==> flow/design.v <==
`timescale 1ns/1ps
  module sbox(
    input [63:0] x0, x1, x2, x3, x4,
    output [63:0] sl0, sl1, sl2, sl3, sl4
    );
            assign sl0 = (x4 & x1) ^ x3 ^ (x2 & x1) ^ x2 ^ (x1 & x0) ^ x1 ^ x0;      
            assign sl1 = x4 ^ (x3 & x2) ^ (x3 & x1) ^ x3 ^ x2 ^ x1 ^ x0 ^ (x2 & x1);
            assign sl2 = (x4 & x3) ^ x4 ^ x2 ^ x1 ^ 64'hffffffffffffffff;               
            assign sl3 = (x4 & x0) ^ (x3 & x0) ^ x4 ^ x3 ^ x2 ^x1 ^ x0;                 
            assign sl4 = (x4 & x1) ^ x4 ^ x3 ^ (x1 & x0) ^ x1;                          
        endmodule
`timescale 1ns / 1ps
module linear_sub(
        input [63:0] x0, x1, x2, x3, x4,
    output [63:0] o0, o1, o2, o3, o4
    );
    assign o0 = x0 ^ ((x0 >> 19) | ((x0 & (1<<19)-1) << (64-19))) ^ ((x0 >> 28) | ((x0 & (1<<28)-1) << (64-28)));
    assign o1 = x1 ^ ((x1 >> 61) | ((x1 & (1<<61)-1) << (64-61))) ^ ((x1 >> 39) | ((x1 & (1<<39)-1) << (64-39)));
    assign o2 = x2 ^ ((x2 >> 1)  | ((x2 & (1<<1)-1) << (64-1)))   ^ ((x2 >> 6)  | ((x2 & (1<<6)-1)  << (64-6)));
    assign o3 = x3 ^ ((x3 >> 10) | ((x3 & (1<<10)-1) << (64-10))) ^ ((x3 >> 17) | ((x3 & (1<<17)-1) << (64-17)));
    assign o4 = x4 ^ ((x4 >> 7)  | ((x4 & (1<<7)-1) << (64-7)))   ^ ((x4 >> 41) | ((x4 & (1<<41)-1) << (64-41)));
endmodule
module RND_Const(
    input  [63:0] x2_in,
    input  [3:0]  rnd,
    input [3:0] rnds,
    output [63:0] x2_out
);
reg [63:0] out_buf;
reg [7:0] rc;
assign x2_out = out_buf;
always @(*) begin
    if(rnds==6)
        rc = 8'h96 - rnd*8'h0F;
    else if(rnds==8)
        rc = 8'hB4 - rnd*8'h0F;
    else
        rc = 8'hF0 - rnd*8'h0F;
    out_buf = x2_in ^ {56'd0, rc};
end
endmodule
`timescale 1ns / 1ps
module Perm(
    input clk,
    input [319:0] S,
    input start,
    input [3:0]rnd_type,
    output reg finish,
    output reg [319:0] S_out
    );
    wire [63:0] x0,x1,x2,x3,x4;
    reg [63:0] x0_t,x1_t,x2_t,x3_t,x4_t;
    reg [3:0] rnd_total,rnd_no;
    always@(posedge clk)begin
    if(start==1)begin
    {x0_t,x1_t,x2_t,x3_t,x4_t}<=S;
    rnd_total<=rnd_type;
    rnd_no<=0;
    finish<=0;
    end
    else if(start!=1 && rnd_no<rnd_total) begin
    x0_t <= x0;
    x1_t <= x1;
    x2_t <= x2;
    x3_t <= x3;
    x4_t <= x4;
    rnd_no<=rnd_no+1;
    end
    else if(rnd_no==rnd_total)begin
    finish<=1;
    S_out<={x0_t,x1_t,x2_t,x3_t,x4_t};
    end
    end
    wire [63:0]a1;
    RND_Const  L1(.rnds(rnd_total),.x2_in(x2_t),.rnd(rnd_no),.x2_out(a1));
    wire [63:0] b0,b1,b2,b3,b4;
    sbox L2(.x0(x0_t),.x1(x1_t),.x2(a1),.x3(x3_t),.x4(x4_t),
            .sl0(b0),.sl1(b1),.sl2(b2),.sl3(b3),.sl4(b4));
    linear_sub L3(.x0(b0),.x1(b1),.x2(b2),.x3(b3),.x4(b4),
            .o0(x0),.o1(x1),.o2(x2),.o3(x3),.o4(x4));
 endmodule           
`timescale 1ns / 1ps
module initialization(
    input [127:0]key,
    input [127:0]nonce,
    input clk,
    input rst,
    input start,
    output reg finish,
    output reg [319:0] state
 );
   reg [319:0]S;
   wire[319:0] perm_out;
   reg [2:0]layer;
   reg perm_start;
   wire perm_done;
   localparam [63:0] IV= 64'h00001000808c0001;
   localparam [3:0] rnd= 4'd12;
   localparam Idle=2'd0;
   localparam Permu=2'd1;
   localparam key_xor =2'd2;
   localparam done =2'd3;
   always@(posedge clk)begin
   if(rst) begin
   layer<= Idle;
   perm_start<=0;
   finish<=0;
   end
   else begin
   case(layer)
       Idle: begin
       if(start) begin
       finish<=0;
       S<={IV,key,nonce};
       perm_start <=1'b1;
       layer<=Permu;
       end
       end
       Permu: begin
       perm_start<=0;
       if(perm_done && !perm_start)begin
       layer<=key_xor;
       S<=perm_out;
       end
       end
       key_xor:begin
       S<=S^{192'b0,key};
       layer<=done;
       end
       done: begin
       state<=S;
       finish<=1;
       layer<=Idle;
       end
       endcase
       end
       end
       Perm P(.clk(clk),.S(S),.start(perm_start),.rnd_type(rnd),.finish(perm_done),.S_out(perm_out));
endmodule
-- Tool chain data of initialization
What the tools print for initialization, step after step.
Lines are those of the file above, counted from 1.
Operators carry their Yosys type and port widths (W data, S select, Z words).
A cell with n/a has no value.
- design top: initialization
- clock port: clk
- cell library: sky130hd
- library corner: tt_025C_1v80

-- After elaboration
Yosys after proc, flatten, opt, wreduce and memory -nomap, before mapping. Memory bits, and registers merged into a memory's read port (data or address), are not among the register bits. Print and check cells are not counted. Equal cells are merged and count once.
- flip-flop bits (word level) at 1290
- input port bits at 259
- multipliers: 1
- noted mux-type cells: 20
- eq/ne operators at 6
- magnitude comparators: 1
- add/sub/neg operators: 2
- reductions and logical operators: 16
- noted bitwise logic cells: 60
- operators with widths (kind ; number):
    $xor A64 B64 Y64 ; 36
    $pmux W320 S3 ; 1
    $mux W64 ; 10
    $mux W320 ; 2
    $and A64 B64 Y64 ; 8
    $xor A320 B128 Y320 ; 1
    $or A23 B64 Y64 ; 1
    $or A25 B64 Y64 ; 1
    $or A3 B64 Y64 ; 1
    $or A36 B64 Y64 ; 1
    $or A45 B64 Y64 ; 1
    $or A47 B64 Y64 ; 1
    $or A54 B64 Y64 ; 1
    $or A57 B64 Y64 ; 1
    $or A58 B64 Y64 ; 1
    $or A63 B64 Y64 ; 1
    $xor A64 B8 Y64 ; 1
    $not A64 Y64 ; 1
    $mul A4 B4 Y8 const B ; 1
    $pmux W3 S4 ; 1
    $reduce_and A2 Y1 ; 4
    $sub A8 B8 Y8 const A ; 1
    $reduce_bool A2 Y1 ; 3
    $eq A3 B2 Y1 const B ; 2
    $reduce_and A3 Y1 ; 2
    $mux W3 ; 2
    $ne A2 B2 Y1 const B ; 2
    $add A4 B1 Y4 const B ; 1
Other operator kinds: 12; their cells: 17.

-- Logic depth
Longest topological path by Yosys (ltp), each cell counted once; first at word level (registers and memories cut), then after technology mapping (sequential cells cut; the memories' decode and read muxes count).
- depth in word-level cells at 16
- noted ABC_AREA: 0
- mapped depth at 14

-- After synthesis
The flow's flattened synthesis, as Yosys stat reports it; memories are mapped. The netlist is that of the ABC_AREA named above (0 if unset); the other value can give another one.
- cells by type (cell type ; number ; total area (µm²)):
    sky130_fd_sc_hd__edfxtp_1 ; 1280 ; 3.84E+04
    sky130_fd_sc_hd__xnor2_1 ; 903 ; 7.91E+03
    sky130_fd_sc_hd__xor2_1 ; 354 ; 3.1E+03
    sky130_fd_sc_hd__mux2_2 ; 218 ; 2.45E+03
    sky130_fd_sc_hd__nand2_1 ; 490 ; 1.84E+03
    sky130_fd_sc_hd__o21ai_0 ; 232 ; 1.16E+03
    sky130_fd_sc_hd__a22o_1 ; 128 ; 1.12E+03
    sky130_fd_sc_hd__a22oi_1 ; 128 ; 960.922
    sky130_fd_sc_hd__nor2b_1 ; 115 ; 719.44
    sky130_fd_sc_hd__nor3_1 ; 114 ; 570.547
    sky130_fd_sc_hd__clkbuf_1 ; 127 ; 476.707
    sky130_fd_sc_hd__and2_1 ; 65 ; 406.64
    sky130_fd_sc_hd__and3_1 ; 57 ; 356.592
    sky130_fd_sc_hd__xnor2_2 ; 19 ; 309.046
    sky130_fd_sc_hd__nor2_1 ; 79 ; 296.534
    sky130_fd_sc_hd__xnor3_1 ; 13 ; 292.781
    sky130_fd_sc_hd__ha_1 ; 20 ; 250.24
    sky130_fd_sc_hd__dfxtp_1 ; 11 ; 220.211
Not listed: further types 23, cells in them 86.
- noted mapped cells: 4439
- noted synthesis area: 61595.3 µm²
- noted buffers: 140
- mapped flip-flops: 1291
- area of sequential cells at 38657.1 µm²
By module: a second synthesis without flattening, with its own total; a netlist apart from the flattened one above.
- noted cells (unflattened synthesis): 4152
- area total of the unflattened synthesis: 65725.5 µm²
Rows give one instance, submodules left out.
- by module (module ; sequential area (µm²) ; area (µm²) ; instances ; cells):
    initialization ; 19338.5 ; 24663.7 ; 1 ; 1503
    Perm ; 19438.6 ; 23691.5 ; 1 ; 1039
    sbox ; 0.0 ; 8559.5 ; 1 ; 1152
    linear_sub ; 0.0 ; 7689.9 ; 1 ; 320
    RND_Const ; 0.0 ; 1121.1 ; 1 ; 138

-- Path before layout
Path of least setup slack by OpenSTA after synthesis, without wires, with an ideal clock, recovery checks aside; 20% of the period is set as input and as output delay. Where synthesis merged equal registers, the netlist keeps one of their names.
- path kind: reg-to-reg
- start point: register perm_start
- end point: register P.S_out[0]
- noted stages on the path: 6
- buffers on the path at 3
- arrival: 39.731 ns
- delay of the path: 44.106 ns
- library setup time at 4.375 ns
- slack at -39.106 ns
- period: 5.0 ns
- noted synthesis period reached: 44.106 ns
"delay of the path" is the arrival time less input delay plus setup time.
"stages on the path": output pins that drive a net of the path, with the launching flip-flop's if there is one; two outputs of one cell count as two.
"synthesis period reached" is the clock period less the worst setup slack; recovery checks do not enter. This is arithmetic on one report: input and output delays are still those of the set period (20% each).
The rows between start and end are the longest chain of elaborated cells between them; the timing report does not say that the signal goes this way. Where chains are equally long, one stands for them.
A line is the first line of the expression or statement that the cell stems from. Yosys adds cells for indexed reads and writes and turns some case tables into memories.
At most two assigning lines are given for a register; there are more.
- cell sequence: sky130_fd_sc_hd__dfxtp_1 -> sky130_fd_sc_hd__clkbuf_1 -> sky130_fd_sc_hd__clkbuf_1 -> sky130_fd_sc_hd__clkbuf_1 -> sky130_fd_sc_hd__nand2b_1 -> sky130_fd_sc_hd__nor2_1
- length of the longest elaborated chain: 4
- ends and longest elaborated chain, post-synthesis (item ; line ; source):
    start, declared ; 95 ; reg perm_start;
    start, assigned ; 106 ; perm_start<=0;
    start, assigned ; 115 ; perm_start <=1'b1;
    $not A1 Y1 ; 61 ; else if(start!=1 && rnd_no<rnd_total) begin
    $logic_and A1 B1 Y1 ; 61 ;
    $not A1 Y1 ; n/a ;
    $reduce_and A3 Y1 ; n/a ;
    end, assigned ; 71 ; S_out<={x0_t,x1_t,x2_t,x3_t,x4_t};
    end, declared ; 49 ; output reg [319:0] S_out

-- Worst path after layout
From the final timing report of run 1: the path of least setup slack in the routed layout; clock arrival at registers is part of the times.
- path kind: reg-to-reg
- start point: register P.rnd_no[2]
- end point: register P.x2_t[5]
- buffers on the path at 1
- arrival: 4.01 ns
- noted stages on the path: 14
- library setup time at 0.24 ns
- period: 2.42 ns
- slack at -1.04 ns
The rows between start and end are the longest chain of elaborated cells between them; the timing report does not say that the signal goes this way. Where chains are equally long, one stands for them.
The path ends at the data pin of a flip-flop with enable; ways to the enable are not counted.
- cell sequence: sky130_fd_sc_hd__dfxtp_2 -> sky130_fd_sc_hd__inv_2 -> sky130_fd_sc_hd__fa_2 -> sky130_fd_sc_hd__ha_4 -> sky130_fd_sc_hd__inv_2 -> sky130_fd_sc_hd__ha_4 -> sky130_fd_sc_hd__buf_4 -> sky130_fd_sc_hd__ha_4 -> sky130_fd_sc_hd__a21o_1 -> sky130_fd_sc_hd__a21oi_4 -> sky130_fd_sc_hd__xnor3_2 -> sky130_fd_sc_hd__xnor2_4 -> sky130_fd_sc_hd__xnor2_1 -> sky130_fd_sc_hd__mux2_2
- length of the longest elaborated chain: 11
- ends and longest elaborated chain, post-layout (item ; line ; source):
    start, declared ; 53 ; reg [3:0] rnd_total,rnd_no;
    start, assigned ; 58 ; rnd_no<=0;
    start, assigned ; 67 ; rnd_no<=rnd_no+1;
    $mul A4 B4 Y8 ; 38 ; rc = 8'hF0 - rnd*8'h0F;
    $sub A8 B8 Y8 ; 38 ;
    $xor A64 B8 Y64 ; 39 ; out_buf = x2_in ^ {56'd0, rc};
    $xor A64 B64 Y64 (2 in a row) ; 8 ; assign sl2 = (x4 & x3) ^ x4 ^ x2 ^ x1 ^ 64'hffffffffffffffff;
    $not A64 Y64 ; n/a ;
    $or A63 B64 Y64 ; 19 ; assign o2 = x2 ^ ((x2 >> 1)  | ((x2 & (1<<1)-1) << (64-1)))   ^ ((x2 >> 6)  | ((x2 & (1<<6)-1)  << (64-6)));
    $xor A64 B64 Y64 (2 in a row) ; 19 ;
    $mux W64 ; 61 ; else if(start!=1 && rnd_no<rnd_total) begin
    $mux W64 ; 55 ; if(start==1)begin
    end, assigned ; 64 ; x2_t <= x2;
    end, declared ; 52 ; reg [63:0] x0_t,x1_t,x2_t,x3_t,x4_t;

initialization through Yosys and OpenROAD on sky130hd: 5 stored runs, unordered, with their settings and measured results. The constraints put input and output delay at 20% of the set period each and load the outputs with 0.01 pF.
"period achieved" is the run's clock period less its worst setup slack. It is reckoned from that one timing run; input and output delays stay at 20% of the period that was set.

Run 1
Settings were ABC_AREA = 0; CAP_MARGIN = 40; CELL_PAD_IN_SITES_DETAIL_PLACEMENT = 0; CORE_MARGIN = 5; CORE_UTILIZATION = 48; CTS_CLUSTER_DIAMETER = 326; GPL_ROUTABILITY_DRIVEN = 0; MAX_ROUTING_LAYER = met4; PLACE_DENSITY_LB_ADDON = 0.14; SETUP_SLACK_MARGIN = 0.63; SLEW_MARGIN = 25; TNS_END_PERCENT = 20; period_ns = 2.42
- noted the final utilization: 66.0%
- noted the full die area: 135586.0 µm²
- period achieved at 3.458 ns
- smallest setup slack at -1.038 ns
- standard-cell area after layout: 84141.9 µm²
- cell area after synthesis: 61595.3 µm²

Run 2
Settings were ABC_AREA = 0; CORE_MARGIN = 5; CORE_UTILIZATION = 63; CTS_CLUSTER_SIZE = 60; GPL_ROUTABILITY_DRIVEN = 1; PLACE_DENSITY = 0.86; SETUP_SLACK_MARGIN = 0.86; SLEW_MARGIN = 40; period_ns = 3.43; CAP_MARGIN = 20
- noted the final utilization: 78.7%
- noted the full die area: 104122.0 µm²
- period achieved at 3.469 ns
- smallest setup slack at -0.039 ns
- standard-cell area after layout: 76235.6 µm²
- cell area after synthesis: 61595.3 µm²

Run 3
Settings were CORE_UTILIZATION = 35; period_ns = 5.81; CAP_MARGIN = 20; CORE_MARGIN = 2; SLEW_MARGIN = 20
- noted the final utilization: 43.2%
- noted the full die area: 179356.0 µm²
- period achieved at 4.160 ns
- smallest setup slack at 1.650 ns
- standard-cell area after layout: 75416.1 µm²
- cell area after synthesis: 61595.3 µm²

Run 4
Settings were ABC_AREA = 0; CELL_PAD_IN_SITES_DETAIL_PLACEMENT = 1; CORE_ASPECT_RATIO = 1.07; CORE_MARGIN = 3; CORE_UTILIZATION = 25; CTS_CLUSTER_DIAMETER = 352; MAX_ROUTING_LAYER = met4; MIN_ROUTING_LAYER = met2; SETUP_SLACK_MARGIN = -0.22; TNS_END_PERCENT = 95; period_ns = 3.08; CAP_MARGIN = 20; SLEW_MARGIN = 20
- noted the final utilization: 33.1%
- noted the full die area: 252375.0 µm²
- period achieved at 3.511 ns
- smallest setup slack at -0.431 ns
- standard-cell area after layout: 80603.6 µm²
- cell area after synthesis: 61595.3 µm²

Run 5
Settings were ABC_AREA = 1; CELL_PAD_IN_SITES_DETAIL_PLACEMENT = 0; CORE_UTILIZATION = 15; GPL_ROUTABILITY_DRIVEN = 0; MIN_ROUTING_LAYER = met1; PLACE_DENSITY_LB_ADDON = 0.18; SETUP_SLACK_MARGIN = 0.11; TNS_END_PERCENT = 15; period_ns = 2.94; CAP_MARGIN = 20; CORE_MARGIN = 2; SLEW_MARGIN = 20
- noted the final utilization: 20.5%
- noted the full die area: 428776.0 µm²
- period achieved at 3.335 ns
- smallest setup slack at -0.395 ns
- standard-cell area after layout: 86715.7 µm²
- cell area after synthesis: 63533.4 µm²
